==> flow/design.v <==
module alu (Output, CarryOut, zero, overflow, negative, BussA, BussB, ALUControl);
	input [31:0] BussA, BussB;
	input [1:0] ALUControl;
	output zero, overflow, negative, CarryOut;
	wire neg;
	output [31:0] Output;
	reg [31:0] Output;
	wire [31:0] CARRYOUT;
	wire[31:0] AddSubOut, XOROut;
	wire SLTOut;
	wire subtract;
	or (subtract, ALUControl[0], ALUControl[1]);
	assign CarryOut = CARRYOUT[31];
	wire muxOut;
	mux2to1 t1 (.in0(BussB[0]),.in1(~BussB[0]),.s(subtract),.out(muxOut));
	adder  f1 (.a(BussA[0]),.b(muxOut),.cin(subtract),.cout(CARRYOUT[0]),.s(AddSubOut[0]));
	genvar i;
	generate 
	for(i = 1; i < 32; i++) begin : eachAdder
			wire mOut;
			mux2to1 tm (.in0(BussB[i]),.in1(~BussB[i]),.s(subtract),.out(mOut));
			adder  fA (.a(BussA[i]),.b(mOut),.cin(CARRYOUT[i-1]),.cout(CARRYOUT[i]),.s(AddSubOut[i]));
		end
	endgenerate
	xor(overflow, CARRYOUT[31], CARRYOUT[30]);
	assign neg = AddSubOut[31];
	genvar j;
	generate
	for (j = 0; j < 32; j++) begin: eachXOR
			xor(XOROut[j], BussA[j], BussB[j]);
		end
	endgenerate
	xor (SLTOut, overflow, neg); 
	wire [3:0][31:0] outputArray;  
	assign outputArray[0] = AddSubOut;
	assign outputArray[1] = XOROut;
	assign outputArray[2] = AddSubOut;
	assign outputArray[3] = {{31{1'b0}}, SLTOut};
	mux32_4to32 m1(.in(outputArray),.s(ALUControl),.out(Output));
	assign negative = Output[31];
	genvar k;
   wire [30:0] rOut;
	or(rOut[0],Output[1],Output[0]);
	generate 
	for (k = 2; k < 32; k++) begin: eachor	
			or o1(rOut[k-1],rOut[k-2],Output[k]);
		end
	endgenerate
	not n1(zero,rOut[30]);
endmodule 
module adder(a,b,cin,cout,s);
	input a,b,cin;
	output cout,s;
	wire s1,c1,c2,c3;
	xor(s1,a,b);
	xor(s,cin,s1);
	and(c1,a,b);
	and(c2,b,cin);
	and(c3,a,cin);
	or(cout,c1,c2,c3);
endmodule 
module adder32 (Op1,Op2,Sum);
	input [29:0] Op1;
	input [29:0] Op2;
	output[29:0] Sum;	
	reg [29:0] CARRYOUT;
	adder  f1 (.a(Op1[0]),.b(Op2[0]),.cin(1'b0),.cout(CARRYOUT[0]),.s(Sum[0]));
	genvar i;
	generate 
	for(i = 1; i < 30; i++) begin : eachAdder
			wire mOut;
			adder  fA (.a(Op1[i]),.b(Op2[i]),.cin(CARRYOUT[i-1]),.cout(CARRYOUT[i]),.s(Sum[i]));
		end
	endgenerate
endmodule 
module mux2to1 (in0,in1, s,out);
	input  in0,in1;	
	input s;
	output out;
	wire [1:0] inOut;
	wire sNot;
	not (sNot, s);
	and a1 (inOut[0], in0, sNot);
	and a2 (inOut[1], in1, s);
	or o1 (out, inOut[0], inOut[1]);
endmodule
module f2oMux (in,s,out);
	input [3:0]in;
	input [1:0] s;    
	output out;
  wire aOut1, aOut2,aOut3,aOut4;
	and a1(aOut1,s[1],s[0],in[3]);
	and a2(aOut2,s[1],~s[0],in[2]);
	and a3(aOut3,~s[1],s[0],in[1]);
	and a4(aOut4,~s[1],~s[0],in[0]);
	or o1(out,aOut1,aOut2,aOut3,aOut4);
endmodule 
module s2oMux(in,s,out);
	input [15:0]in;
	input [3:0] s;
	reg [3:0] Output;	  
	output out;
	f2oMux m0 (in[3:0], s[1:0],Output[0]);
	f2oMux m1 (in[7:4], s[1:0],Output[1]);
	f2oMux m2 (in[11:8], s[1:0],Output[2]);
	f2oMux m3 (in[15:12], s[1:0],Output[3]);
	f2oMux m4 (Output, s[3:2],out);
endmodule 
module mux30_2to1(Input0, Input1, s,Out);
	input [29:0] Input0;
	input [29:0] Input1;
	input s;
	output [29:0] Out;
	genvar i;
	generate 
		for (i = 0; i<30; i++) begin: eachMux
			mux2to1 m2(.in0(Input0[i]),.in1(Input1[i]),.s(s),.out(Out[i]));
		end
	endgenerate 
endmodule
module mux32_2to1(Input0, Input1, s,Out);
	input [31:0] Input0;
	input [31:0] Input1;
	input s;
	output [31:0] Out;
	genvar i;
	generate 
		for (i = 0; i<32; i++) begin: eachMux
			mux2to1 m2(.in0(Input0[i]),.in1(Input1[i]),.s(s),.out(Out[i]));
		end
	endgenerate 
endmodule
module t2oMux (in,s,out);
	input [31:0] in;
	input [4:0] s;
	reg [1:0] Output;
	output out;
	s2oMux s0(in[15:0],s[3:0],Output[0]);
	s2oMux s1(in[31:16],s[3:0],Output[1]);
	reg aOut1,aOut2;
	and(aOut1,Output[1],s[4]);
	and(aOut2,Output[0],~s[4]);
	or o1(out,aOut1,aOut2);
endmodule 
module mux32_4to32(in,s,out);
	input reg[3:0][31:0]in;
	output [31:0]out;
	input [1:0] s;  
	wire  [31:0][3:0] tempArr;  
	genvar row, colm;
	generate
		for(row = 0; row < 4; row++) begin : eachR
			for(colm = 0; colm < 32; colm++) begin : eachS
				buf R(tempArr[colm][row], in[row][colm]);
			end
		end
	endgenerate
	genvar i;
	generate
		for(i = 0; i < 32; i++) begin : eachM
			f2oMux t0 (tempArr[i],s,out[i]);
		end
	endgenerate
endmodule 
module t2t2tot2Mux(arr,s,out);
	input reg[31:0][31:0]arr;
	output [31:0]out;
	input [4:0] s;  
	wire  [31:0][31:0] tempArr;  
	genvar row, colm;
	generate
		for(row = 0; row < 32; row++) begin : eachR
			for(colm = 0; colm < 32; colm++) begin : eachS
				buf R(tempArr[colm][row], arr[row][colm]);
			end
		end
	endgenerate
	genvar i;
	generate
		for(i = 0; i < 32; i++) begin : eachM
			t2oMux t0 (tempArr[i],s,out[i]);
		end
	endgenerate
endmodule 
module PipelineRegister (in, out, clk, reset);
	output reg [31:0] out;
	input [31:0] in;
	input reset, clk;
	always @(posedge clk)
	if (reset)
		out <= 32'b0;
	else
		out <= in;
endmodule
module PipelineImm (in, out, clk, reset);
	output reg [15:0] out;
	input [15:0] in;
	input reset, clk;
	always @(posedge clk)
	if (reset)
		out <= 16'b0;
	else
		out <= in;
endmodule
module PipelineExecute (in, out, clk, reset);
	output reg [9:0] out;
	input [9:0] in;
	input reset, clk;
	always @(posedge clk)
	if (reset)
		out <= 10'b0;
	else
		out <= in;
endmodule
module PipelineMemory (in, out, clk, reset);
	output reg [7:0] out;
	input [7:0] in;
	input reset, clk;
	always @(posedge clk)
	if (reset)
		out <= 8'b0;
	else
		out <= in;
endmodule
module PipelineWrite (in, out, clk, reset);
	output reg [5:0] out;
	input [5:0] in;
	input reset, clk;
	always @(posedge clk)
	if (reset)
		out <= 6'b0;
	else
		out <= in;
endmodule
module PipelineRegControls (in, out, clk, reset);
	output reg [19:0] out;
	input [19:0] in;
	input reset, clk;
	always @(posedge clk)
	if (reset)
		out <= 20'b0;
	else
		out <= in;
endmodule
module PipelineControls (in, out, clk, reset);
	output reg [10:0] out;
	input [10:0] in;
	input reset, clk;
	always @(posedge clk)
	if (reset)
		out <= 11'b0;
	else
		out <= in;
endmodule
module regfile (ReadData1, ReadData2, WriteData, ReadRegister1, ReadRegister2, WriteRegister, RegWrite, clk);
	input [4:0] ReadRegister1, ReadRegister2, WriteRegister;
	input RegWrite, clk;
	input [31:0] WriteData;
	output [31:0] ReadData1, ReadData2;	
	wire reset = 0;
	wire [31:0] SelectRegister;
	wire [31:0][31:0] routReg;
	wire [31:0] rawData1, rawData2;
	decoder5to32 d1(.in(WriteRegister), .out(SelectRegister), .enable(RegWrite));
	assign routReg[0] = 32'b0;
	genvar i;
	generate 
		for (i = 1;i <32;i++) begin: eachReg32
			reg32 register(.in(WriteData),.out(routReg[i]),.decoderOut(SelectRegister[i]),.reset(reset), .clk(clk));
		end
	endgenerate
   t2t2tot2Mux mux1(.arr(routReg),.s(ReadRegister1),.out(rawData1));
	t2t2tot2Mux mux2(.arr(routReg),.s(ReadRegister2),.out(rawData2));
	assign ReadData1 = (RegWrite && WriteRegister == ReadRegister1 && ReadRegister1 != 5'b00000) ? WriteData : rawData1;
	assign ReadData2 = (RegWrite && WriteRegister == ReadRegister2 && ReadRegister2 != 5'b00000) ? WriteData : rawData2;
endmodule
module reg32 (in, out, decoderOut,reset, clk);
	input reset,clk;
	input decoderOut;   
	input [31:0] in;  
	output reg [31:0] out;
	reg [31:0] d;
	genvar i;
	generate 
		for (i = 0;i <32;i++) begin: eachDff
			mux2to1 m1 (.in0(out[i]), .in1(in[i]),.s(decoderOut),.out(d[i]));
			D_FF dFF(.q(out[i]), .d(d[i]),.reset(reset), .clk(clk));
		end
	endgenerate
endmodule
 module D_FF (q, d, reset, clk);
	output reg q;
	input d, reset, clk;
	always @(posedge clk)
	if (reset)
		q <= 0;  
	else
		q <= d;  
endmodule
module decoder2to4 (in, out, enable);
	input [1:0] in;
	input enable;
	output [3:0]out;
	wire [1:0] notOut;
	not n1(notOut[1], in[1]);
	not n2(notOut[0], in[0]);
	and a0(out[0], enable, notOut[0], notOut[1]);
	and a1(out[1], enable, in[0], notOut[1]);
	and a2(out[2], enable, notOut[0], in[1]);
	and a3(out[3], enable, in[0], in[1]);
endmodule
module decoder3to8 (in,out,enable);
	input [2:0] in;
	input enable;
	output [7:0]out;
	wire [2:0] notOut;
	not n1(notOut[2], in[2]);
	not n2(notOut[1], in[1]);
	not n3(notOut[0], in[0]);
	and a0(out[0], enable, notOut[0], notOut[1], notOut[2]);
	and a1(out[1], enable, in[0], notOut[1],notOut[2]);
	and a2(out[2], enable, notOut[0], in[1],notOut[2]);
	and a3(out[3], enable, in[0], in[1], notOut[2]);
	and a4(out[4], enable, notOut[0],notOut[1],in[2]);
	and a5(out[5], enable, in[0],notOut[1],in[2]);
	and a6(out[6], enable, notOut[0], in[1], in[2]);
	and a7(out[7], enable, in[0], in[1], in[2]);
endmodule
module decoder5to32 (in, out, enable);
	input [4:0] in;
	input enable;
	output [31:0] out;
	wire [3:0] enableOut;
	decoder3to8 d1 (in[2:0], out[7:0], enableOut[0]);
	decoder3to8 d2 (in[2:0], out[15:8], enableOut[1]);
	decoder3to8 d3 (in[2:0], out[23:16], enableOut[2]);
	decoder3to8 d4 (in[2:0], out[31:24], enableOut[3]);
	decoder2to4 d5 (in[4:3], enableOut, enable);
endmodule
module Control (Instr, RegDst, WriteRegister, ALUSrc, MemToReg, RegWr, MemWr, Branch, 
						Jump, JR, ALUCntrl, ZeroExt, Rs, Rt, Rd, xRs, xRt, Imm16, TargetInstr);
	input [31:0] Instr;
	reg [5:0] Funct;
	reg [5:0] Opcode;
	output reg RegDst, ALUSrc, MemToReg, RegWr, MemWr, Branch, JR, ZeroExt, xRs, xRt;
	output reg Jump;
	output reg [1:0] ALUCntrl;
	output reg [4:0] Rs, Rt, Rd, WriteRegister;
	output reg [15:0] Imm16;
	output reg [25:0] TargetInstr;
	assign Rs = Instr[25:21];	
	assign Rt = Instr[20:16];
	assign Rd = Instr[15:11];
	assign Imm16 = Instr[15:0];
	assign TargetInstr = Instr[25:0];
	always @(*) begin
		Funct = Instr[5:0];
		Opcode = Instr[31:26];
		RegDst = 0;
		WriteRegister = 5'b00000;
		ALUSrc = 0;
		MemToReg = 0;
		RegWr = 0;
		MemWr = 0;
		Branch = 0;
		Jump = 0;
		ALUCntrl = 2'b00;
		JR = 0;
		ZeroExt = 0;
		xRs = 0;
		xRt = 0;
		if (Opcode == 6'b000000) begin
			case (Funct)
				6'b100000  : begin 
								 RegDst = 1;
								 WriteRegister = Rd; 
								 RegWr = 1; 
								 ALUCntrl = 2'b00;
							 end  
				6'b100010  : begin 
								 RegDst = 1; 
								 WriteRegister = Rd;
								 RegWr = 1;
								 ALUCntrl = 2'b10;
							 end  
				6'b001000  : begin
								 Jump = 1; 
								 JR = 1; 
								 xRt = 1; 
							 end  
				6'b101010  : begin 
								 RegDst = 1; 
								 WriteRegister = Rd;
								 RegWr = 1; 
								 ALUCntrl = 2'b11;
							 end  
				default;
			endcase
		end
		case (Opcode)
			6'b100011  : begin
							 WriteRegister = Rt;
							 ALUSrc = 1; 
							 MemToReg = 1; 
							 RegWr = 1; 
							 ALUCntrl = 2'b00;
							 xRt = 1; 
						 end  
			6'b101011  : begin 
							 ALUSrc = 1; 
							 MemWr = 1; 
							 ALUCntrl = 2'b00;
						 end  
			6'b000101  : begin 
							 Branch = 1; 
							 ALUCntrl = 2'b10;
						 end  
			6'b001110  : begin 
							 WriteRegister = Rt;
							 ALUSrc = 1; 
							 RegWr = 1; 
							 ALUCntrl = 2'b01;
							 ZeroExt = 1; 
							 xRt = 1;
						 end  
			6'b000010  : begin 
							 Jump = 1; 
							 JR = 0; 
							 xRs = 1;
							 xRt = 1; 
						 end  
			default;
		endcase
	end
endmodule
module Forward (Rs, Rt, xRs, xRt, PortA, PortB, DataA, DataB, ALUData, MemData, ForwardA, ForwardB);
	input xRs, xRt;
	input [4:0] Rs, Rt, PortA, PortB;
	input [31:0] DataA, DataB, ALUData, MemData;
	output reg [31:0] ForwardA, ForwardB;
	always @(*) begin
		if (Rs == 5'b00000)
			ForwardA = DataA;
		else if (Rs == PortA && !xRs)
			ForwardA = ALUData;
		else if (Rs == PortB && !xRs)
			ForwardA = MemData;
		else 
			ForwardA = DataA;
	end
	always @(*) begin
		if (Rt == 5'b00000)
			ForwardB = DataB;
		else if (Rt == PortA && !xRt)
			ForwardB = ALUData;
		else if (Rt == PortB && !xRt)
			ForwardB = MemData;
		else 
			ForwardB = DataB;
	end
endmodule
module AcceleratedBranch (DataA, DataB, Zero);
	input [31:0] DataA, DataB;
	output reg Zero;
	wire [31:0] Equivalency;
	wire [7:0] Equiv;
	wire [1:0] ZeroTest;
	assign Equivalency = DataA ^ DataB;
	always @(*) begin
		case(Equivalency)
			32'b0 : Zero = 1;
			default : Zero = 0;
		endcase
	end
endmodule
module CheckBranch (Opcode, AccBranch);
	input [5:0] Opcode;
	output AccBranch;
	wire [5:0] Branch;
	assign Branch = 6'b000101;
	wire [5:0] Cmp;
	genvar i;
	generate
		for (i = 0; i < 6; i++) begin : eachXor
			xor each_xor(Cmp[i], Opcode[i], Branch[i]);
		end
	endgenerate
	nor n(AccBranch, Cmp[0], Cmp[1], Cmp[2], Cmp[3], Cmp[4], Cmp[5]);
endmodule
module FetchUnit(Branch, Zero, Jump, JR, TargetInstr, Regrs, Imm16, Instr, Address, InstrIn, clk, reset);
	input Branch,Zero,JR, Jump, clk,reset;
	input [15:0] Imm16;
	input [25:0] TargetInstr;
	input [31:0] Regrs;
	output [31:0] Instr;	
	output [31:0] Address;
	input [31:0] InstrIn;
	wire [29:0] PC;
	wire [29:0] temp_PC;
	wire [29:0] Jumpaddress; 
	wire bez;
	and a1(bez, Branch, ~Zero);
	wire [29:0] immExtened; 
	wire [29:0] pcNew;
	assign Address[1:0] = 2'b0;
	mux30_2to1 mBez(.Input0({29'b0,1'b1}),.Input1({{14{Imm16[15]}},Imm16[15:0]}),
						 .s(bez),.Out(immExtened));
	adder32 ad1(.Op1(PC),.Op2(immExtened),.Sum(pcNew));
	mux30_2to1 mBJr(.Input0({PC[29:26], TargetInstr[25:0]}),
	                .Input1(Regrs[31:2]),.s(JR),.Out(Jumpaddress));
	mux30_2to1 mJump(.Input0(pcNew),.Input1(Jumpaddress),
						  .s(Jump),.Out(temp_PC));
   genvar i;
	generate
		for ( i = 0; i<30;i++) begin: eachDFF
			D_FF d(.q(PC[i]),.d(temp_PC[i]),.reset(reset),.clk(clk));
		end
	endgenerate
	assign Address [31:2] = PC[29:0]; 
	assign Instr = InstrIn;
endmodule 
module MIPS(clk, reset, imem_addr, imem_data, dmem_addr, dmem_wdata, dmem_we, dmem_rdata);
	input clk, reset;
	output [31:0] imem_addr;
	input [31:0] imem_data;
	output [31:0] dmem_addr, dmem_wdata;
	output dmem_we;
	input [31:0] dmem_rdata;
	wire [31:0] Instr;
	wire RegDst, ALUSrc, MemToReg, RegWr, MemWr, Branch, Jump, JR, ZeroExt, xRt, xRs, AccZero, AccBranch;
	wire [1:0] ALUCntrl;
	wire [4:0] Rs, Rt, Rd, WriteRegister;
	wire [31:0] WriteData;
	wire [31:0] ReadData1, ReadData2;
	wire [31:0] BussB;
	wire zero, overflow, CarryOut, negative;
	wire [15:0] Imm16;
	wire [31:0] Extended;
	wire [25:0] TargetInstr;
	wire [31:0] ForwardA, ForwardB;
	wire [31:0] p_Instr;
	wire [15:0] p_Imm16;
	wire p_AccBranch;
	wire ex_MemToReg, ex_RegWr, ex_MemWr;
	wire [1:0] ex_ALUCntrl;
	wire [4:0] ex_WriteRegister;
	wire [15:0] ex_Imm16;
	wire [31:0] ex_ReadData1, ex_ReadData2, ex_BussB;
	wire [31:0] ex_ALUOut;	
	wire mem_MemToReg, mem_RegWr, mem_MemWr;
	wire [4:0] mem_WriteRegister;
	wire [31:0] mem_ReadData2;
	wire [31:0] mem_ALUOut, mem_MemOut;
	wire wr_RegWr;
	wire [4:0] wr_WriteRegister;
	wire [31:0] wr_WriteData;
	FetchUnit Fetch1(.Branch(p_AccBranch), .Zero(AccZero), .Jump(Jump), .JR(JR), .TargetInstr(TargetInstr), 
						  .Regrs(ForwardA), .Imm16(p_Imm16), .Instr, .Address(imem_addr), .InstrIn(imem_data), .clk, .reset);
	CheckBranch CheckAccBranch(.Opcode(Instr[31:26]), .AccBranch);
   PipelineRegister InstrReg (.in(Instr), .out(p_Instr), .clk, .reset);
   PipelineImm Imm16Reg (.in(Instr[15:0]), .out(p_Imm16), .clk, .reset);
	D_FF BranchReg (.q(p_AccBranch), .d(AccBranch),.reset, .clk);
	regfile reg1(.ReadData1, .ReadData2, .WriteData(wr_WriteData), 
			  .ReadRegister1(Rs), .ReadRegister2(Rt), .WriteRegister(wr_WriteRegister),
			  .RegWrite(wr_RegWr), .clk(clk));
	Control cntrl (.Instr(p_Instr), .RegDst, .WriteRegister, .ALUSrc, .MemToReg, .RegWr, .MemWr, .Branch, 
						.Jump, .JR, .ALUCntrl, .ZeroExt, .Rs, .Rt, .Rd, .xRs, .xRt, .Imm16, .TargetInstr);
	Extend Ext1(.Imm16, .Extended, .Ext(ZeroExt));
	mux32_2to1 alusrc(.Input0(ForwardB),.Input1(Extended),.s(ALUSrc),.Out(BussB));
	Forward forCntrl (.Rs, .Rt, .xRs, .xRt, .PortA(ex_WriteRegister), .PortB(mem_WriteRegister), .DataA(ReadData1), 
							.DataB(ReadData2), .ALUData(ex_ALUOut), .MemData(WriteData), .ForwardA, .ForwardB);
	AcceleratedBranch BranchZero (.DataA(ForwardA), .DataB(ForwardB), .Zero(AccZero));
	PipelineRegister ReadReg1 (.in(ForwardA), .out(ex_ReadData1), .clk, .reset);
	PipelineRegister ReadReg2 (.in(ForwardB), .out(ex_ReadData2), .clk, .reset);
	PipelineRegister ALUBBussB (.in(BussB), .out(ex_BussB), .clk, .reset);
	PipelineExecute PipeExe (.in({MemToReg, RegWr, MemWr, ALUCntrl, WriteRegister}),
										 .out({ex_MemToReg, ex_RegWr, ex_MemWr, ex_ALUCntrl,
												ex_WriteRegister}), .clk, .reset);
	alu alu1(.Output(ex_ALUOut), .CarryOut, .zero, .overflow,
		 .negative, .BussA(ex_ReadData1), .BussB(ex_BussB), .ALUControl(ex_ALUCntrl));
	PipelineRegister ExeALUOut (.in(ex_ALUOut), .out(mem_ALUOut), .clk, .reset);
	PipelineRegister ExeDataB (.in(ex_ReadData2), .out(mem_ReadData2), .clk, .reset);
	PipelineMemory PipeMem (.in({ex_MemToReg, ex_RegWr, ex_MemWr, ex_WriteRegister}),
									.out({mem_MemToReg, mem_RegWr, mem_MemWr, mem_WriteRegister}), .clk, .reset);
   assign dmem_addr = mem_ALUOut;
   assign dmem_wdata = mem_ReadData2;
   assign dmem_we = mem_MemWr;
   assign mem_MemOut = dmem_rdata;
	mux32_2to1 mem2reg(.Input0(mem_ALUOut),.Input1(mem_MemOut), .s(mem_MemToReg),.Out(WriteData));
	PipelineRegister WriteReg (.in(WriteData), .out(wr_WriteData), .clk, .reset);
	PipelineWrite PipeWr (.in({mem_RegWr, mem_WriteRegister}), 
								 .out({wr_RegWr, wr_WriteRegister}), .clk, .reset);
endmodule
module Extend (Imm16, Extended, Ext);
	input [15:0] Imm16;
	input Ext;
	output reg [31:0] Extended;
	reg [31:0] SE, ZE;
	assign SE[31:0] = {{16{Imm16[15]}},Imm16[15:0]};
	assign ZE[31:0] = {16'b0,Imm16[15:0]};
	always @(*) begin
		case (Ext)
			0 : Extended = SE;
		   1 : Extended = ZE;
			default;
		endcase
	end
endmodule
Step by step through the tools: MIPS --
Tool output for the design above, in the order of the flow. Lines are those of the file above, counted from 1. Operators: Yosys type, input widths -> output width; for muxes data width and select width s. The mark -- stands for no value.
Set-up: design top MIPS, clock input clk, cell library sky130hd, timing corner tt_025C_1v80

Word-level counts --
Source: Yosys, flattened and elaborated, memories not mapped. Widths are those after wreduce; folded enables and synchronous resets count as part of the registers. Registers that Yosys merges into a memory's read port (data or address) are not register bits. Print and check cells do not count. Equal cells are merged and count once.
Storage and ports: cells after elaboration 9904, output and inout bits 97, input port bits 66, bits in registers 1287
Cells by class: reduce/logical cells 21, bitwise logic cells 8805, eq/ne operators 15, muxes and demuxes 29
Operator list (count):
- $and 1x1->1 | 5296
- $or 1x1->1 | 3260
- $mux 32 | 8
- $xor 1x1->1 | 157
- $not 1->1 | 91
- $pmux 32 s2 | 1
- $xor 32x32->32 | 1
- $logic_not 32->1 | 1
- $eq 5x5->1 | 6
- $eq 6x6->1 const B | 5
- $mux 5 | 3
- $mux 1 | 14
- $eq 6x4->1 const B | 2
- $logic_not 5->1 | 2
- $reduce_bool 5->1 | 2
- $reduce_or 3->1 | 3
- $logic_and 1x1->1 | 8
- $eq 6x2->1 const B | 1
- $eq 6x3->1 const B | 1
- $logic_not 6->1 | 1
- $pmux 2 s3 | 1
- $reduce_or 2->1 | 2
- $pmux 2 s2 | 1
- $logic_not 1->1 | 2
- $mux 2 | 1

Longest topological paths --
Depth = most cells in a row (Yosys ltp): at word level without a register or memory, in the mapped netlist without a sequential cell, where the memories' decode and read muxes count.
Depth: depth after elaboration 203, ABC_AREA 1, mapped depth 91, mapped depth without buffers 89

Netlist --
Source: synth_stat.txt of the flow (Yosys; design flattened, memories mapped). It holds for the ABC_AREA given above (unset counts as 0); a run with the other value may have another netlist.
Synthesis totals: sequential part of the area 35373.9 µm², cells in the netlist 7786, flip-flops 1271, buffer cells 501, chip area (Yosys) 64021.4 µm²
Cells by type:
- sky130_fd_sc_hd__edfxtp_1 | count 992, area in all 2.98E+04 µm²
- sky130_fd_sc_hd__nand2_1 | count 2366, area in all 8.88E+03 µm²
- sky130_fd_sc_hd__dfxtp_1 | count 279, area in all 5.59E+03 µm²
- sky130_fd_sc_hd__nor2_1 | count 1256, area in all 4.71E+03 µm²
- sky130_fd_sc_hd__nand3_1 | count 849, area in all 4.25E+03 µm²
- sky130_fd_sc_hd__inv_1 | count 595, area in all 2.23E+03 µm²
- sky130_fd_sc_hd__o21ai_0 | count 439, area in all 2.2E+03 µm²
- sky130_fd_sc_hd__fa_1 | count 58, area in all 1.16E+03 µm²
- sky130_fd_sc_hd__buf_2 | count 167, area in all 835.802 µm²
- sky130_fd_sc_hd__clkbuf_1 | count 221, area in all 829.546 µm²
- sky130_fd_sc_hd__o22ai_1 | count 102, area in all 638.112 µm²
- sky130_fd_sc_hd__a21oi_1 | count 114, area in all 570.547 µm²
- sky130_fd_sc_hd__buf_4 | count 71, area in all 533.011 µm²
- sky130_fd_sc_hd__xnor2_1 | count 33, area in all 289.027 µm²
- sky130_fd_sc_hd__or2_2 | count 31, area in all 193.936 µm²
- sky130_fd_sc_hd__nand4_1 | count 27, area in all 168.912 µm²
- sky130_fd_sc_hd__buf_1 | count 40, area in all 150.144 µm²
- sky130_fd_sc_hd__xor2_1 | count 11, area in all 96.342 µm²
Not listed: further types 33, cells in them 135.

Worst setup path after synthesis --
Path of least setup slack by OpenSTA after synthesis, without wires, with an ideal clock, recovery checks aside; 20% of the period is set as input and as output delay. Where synthesis merged equal registers, the netlist keeps one of their names.
Timing path after synthesis: path type register -> register, start register PipeExe.out[5], end register (no name shown), setup time 132 ps, time at the first pin 0 ps, clock period 24000 ps, buffers on the path 2, required time 23868 ps, setup slack -952 ps, data arrival time 24820 ps, stages 85, delay of the path 24952 ps, synthesis period reached 24952 ps
"delay of the path" = arrival - input delay + setup time. "stages": output pins that drive a net of the path, with the launching flip-flop's if there is one; two outputs of one cell count as two. "synthesis period reached" = period - worst setup slack (recovery checks aside). The figure is calculated, with input and output delays left at 20% of the set period.
On the way, after synthesis: cell sequence sky130_fd_sc_hd__dfxtp_1 sky130_fd_sc_hd__clkbuf_1 sky130_fd_sc_hd__nor2_1 sky130_fd_sc_hd__clkbuf_1 sky130_fd_sc_hd__xor2_1 sky130_fd_sc_hd__fa_1 sky130_fd_sc_hd__fa_1 sky130_fd_sc_hd__inv_1 sky130_fd_sc_hd__fa_1 sky130_fd_sc_hd__fa_1 sky130_fd_sc_hd__fa_1 sky130_fd_sc_hd__fa_1 sky130_fd_sc_hd__fa_1 sky130_fd_sc_hd__fa_1 sky130_fd_sc_hd__fa_1 sky130_fd_sc_hd__fa_1 sky130_fd_sc_hd__fa_1 sky130_fd_sc_hd__fa_1 [... 49 more ...] sky130_fd_sc_hd__fa_1 sky130_fd_sc_hd__fa_1 sky130_fd_sc_hd__fa_1 sky130_fd_sc_hd__fa_1 sky130_fd_sc_hd__fa_1 sky130_fd_sc_hd__fa_1 sky130_fd_sc_hd__fa_1 sky130_fd_sc_hd__fa_1 sky130_fd_sc_hd__fa_1 sky130_fd_sc_hd__fa_1 sky130_fd_sc_hd__fa_1 sky130_fd_sc_hd__fa_1 sky130_fd_sc_hd__fa_1 sky130_fd_sc_hd__fa_1 sky130_fd_sc_hd__xor2_1 sky130_fd_sc_hd__nand4_1 sky130_fd_sc_hd__nand3_1 sky130_fd_sc_hd__a21oi_1
Ends and longest elaborated chain, after synthesis:
- start: declaration | line 206 | output reg [9:0] out;
- start: assignment | line 211 | out <= 10'b0;
- start: assignment | line 213 | out <= in;
Chain of elaborated cells between the ends: none given.

Timing after layout --
Path of least setup slack in the final report of run 1 (OpenROAD, finished layout, wires in). Where an end is a register, its clock arrival counts in the times. The path's times are printed in steps of 10 ps; the period is the one set.
Timing path after layout: path type register -> register, start register PipeExe.out[5], end register (no name shown), setup time 140 ps, data arrival time 23470 ps, required time 20760 ps, setup slack -2700 ps, stages 87, buffers on the path 0, clock period 20000 ps, time at the first pin 940 ps
On the way, after layout: cell sequence sky130_fd_sc_hd__dfxtp_2 sky130_fd_sc_hd__nor2_4 sky130_fd_sc_hd__xor2_2 sky130_fd_sc_hd__fa_2 sky130_fd_sc_hd__fa_2 sky130_fd_sc_hd__inv_2 sky130_fd_sc_hd__fa_2 sky130_fd_sc_hd__fa_2 sky130_fd_sc_hd__fa_2 sky130_fd_sc_hd__fa_2 sky130_fd_sc_hd__fa_2 sky130_fd_sc_hd__fa_2 sky130_fd_sc_hd__fa_2 sky130_fd_sc_hd__fa_2 sky130_fd_sc_hd__fa_2 sky130_fd_sc_hd__fa_2 sky130_fd_sc_hd__fa_2 sky130_fd_sc_hd__fa_2 [... 51 more ...] sky130_fd_sc_hd__fa_2 sky130_fd_sc_hd__fa_2 sky130_fd_sc_hd__fa_2 sky130_fd_sc_hd__fa_2 sky130_fd_sc_hd__fa_2 sky130_fd_sc_hd__fa_2 sky130_fd_sc_hd__fa_2 sky130_fd_sc_hd__fa_2 sky130_fd_sc_hd__fa_2 sky130_fd_sc_hd__fa_2 sky130_fd_sc_hd__fa_2 sky130_fd_sc_hd__fa_2 sky130_fd_sc_hd__fa_2 sky130_fd_sc_hd__fa_2 sky130_fd_sc_hd__xor2_2 sky130_fd_sc_hd__nand4_1 sky130_fd_sc_hd__nand3_1 sky130_fd_sc_hd__a21oi_1
Ends and longest elaborated chain, after layout:
- start: declaration | line 206 | output reg [9:0] out;
- start: assignment | line 211 | out <= 10'b0;
- start: assignment | line 213 | out <= in;
Chain of elaborated cells between the ends: none given.

Settings and measured results of 4 stored flow runs for module MIPS (sky130hd), not sorted in any way. The constraints put input and output delay at 20% of the set period each and load the outputs with 0.01 pF.
By "clock period achieved" is meant the clock period of the run minus its worst setup slack. This is arithmetic on one report: input and output delays are still those of the set period (20% each).
"time on the worst setup path": the worst setup path's part of the clock period (all of it between registers, 20% less for each end at a port) less its slack. A launch clock that arrives late makes it longer, a capture clock that arrives late makes it shorter.
By "total power after layout" is meant OpenSTA's value without simulated activity: inputs other than the clock are taken to toggle once in ten clock periods, and the tool carries that through the logic.
"time on the worst setup path" is given in steps of 10 ps.

* Run 1 | settings: ABC_AREA 1; CAP_MARGIN 30; CELL_PAD_IN_SITES_DETAIL_PLACEMENT 0; CELL_PAD_IN_SITES_GLOBAL_PLACEMENT 2; CORE_MARGIN 3; CORE_UTILIZATION 15; CTS_CLUSTER_SIZE 33; MAX_ROUTING_LAYER met5; MIN_ROUTING_LAYER met2; PLACE_DENSITY 0.36; SETUP_SLACK_MARGIN 3.55; period_ns 20.0; SLEW_MARGIN 20 | results: Yosys chip area after synthesis 64,021.4 µm²; total power after layout 0.00761 W; post-route utilization 18.8%; worst hold slack 398 ps; worst slack on setup checks -2,703 ps; full die area 434,683.0 µm²; clock period achieved 22,703 ps; standard-cell area after routing 79,662.7 µm²; time on the worst setup path 22,700 ps; critical path type register -> register; total negative setup slack -13,532 ps
* Run 2 | settings: CELL_PAD_IN_SITES_DETAIL_PLACEMENT 0; CORE_ASPECT_RATIO 1.25; CORE_MARGIN 6; CORE_UTILIZATION 60; CTS_CLUSTER_SIZE 80; GPL_TIMING_DRIVEN 1; MAX_ROUTING_LAYER met4; MIN_ROUTING_LAYER met2; PLACE_DENSITY_LB_ADDON 0.06; SETUP_SLACK_MARGIN 5.0; period_ns 32.0; CAP_MARGIN 20; SLEW_MARGIN 20 | did not finish, routing stopped with GRT-0116
* Run 3 | settings: ABC_AREA 1; CAP_MARGIN 35; CELL_PAD_IN_SITES_GLOBAL_PLACEMENT 2; CORE_MARGIN 5; CORE_UTILIZATION 40; CTS_CLUSTER_SIZE 86; GPL_ROUTABILITY_DRIVEN 0; GPL_TIMING_DRIVEN 0; MAX_ROUTING_LAYER met4; MIN_ROUTING_LAYER met1; PLACE_DENSITY 0.37; SLEW_MARGIN 15; period_ns 24.0 | results: full die area 168,153.0 µm²; worst hold slack 396 ps; time on the worst setup path 23,940 ps; critical path type register -> register; total negative setup slack 0 ps; total power after layout 0.00583 W; worst slack on setup checks 56 ps; clock period achieved 23,944 ps; Yosys chip area after synthesis 64,021.4 µm²; standard-cell area after routing 76,792.4 µm²; post-route utilization 48.4%
* Run 4 | settings: ABC_AREA 0; CAP_MARGIN 35; CELL_PAD_IN_SITES_DETAIL_PLACEMENT 1; CELL_PAD_IN_SITES_GLOBAL_PLACEMENT 2; CORE_MARGIN 5; CORE_UTILIZATION 40; CTS_CLUSTER_SIZE 86; GPL_ROUTABILITY_DRIVEN 0; GPL_TIMING_DRIVEN 0; MAX_ROUTING_LAYER met4; MIN_ROUTING_LAYER met1; PLACE_DENSITY 0.37; SLEW_MARGIN 15; period_ns 41.6 | results: Yosys chip area after synthesis 60,055.1 µm²; worst slack on setup checks 11,148 ps; post-route utilization 48.5%; time on the worst setup path 30,450 ps; critical path type register -> register; worst hold slack 430 ps; clock period achieved 30,452 ps; total power after layout 0.003306 W; full die area 157,986.0 µm²; standard-cell area after routing 72,575.9 µm²; total negative setup slack 0 ps
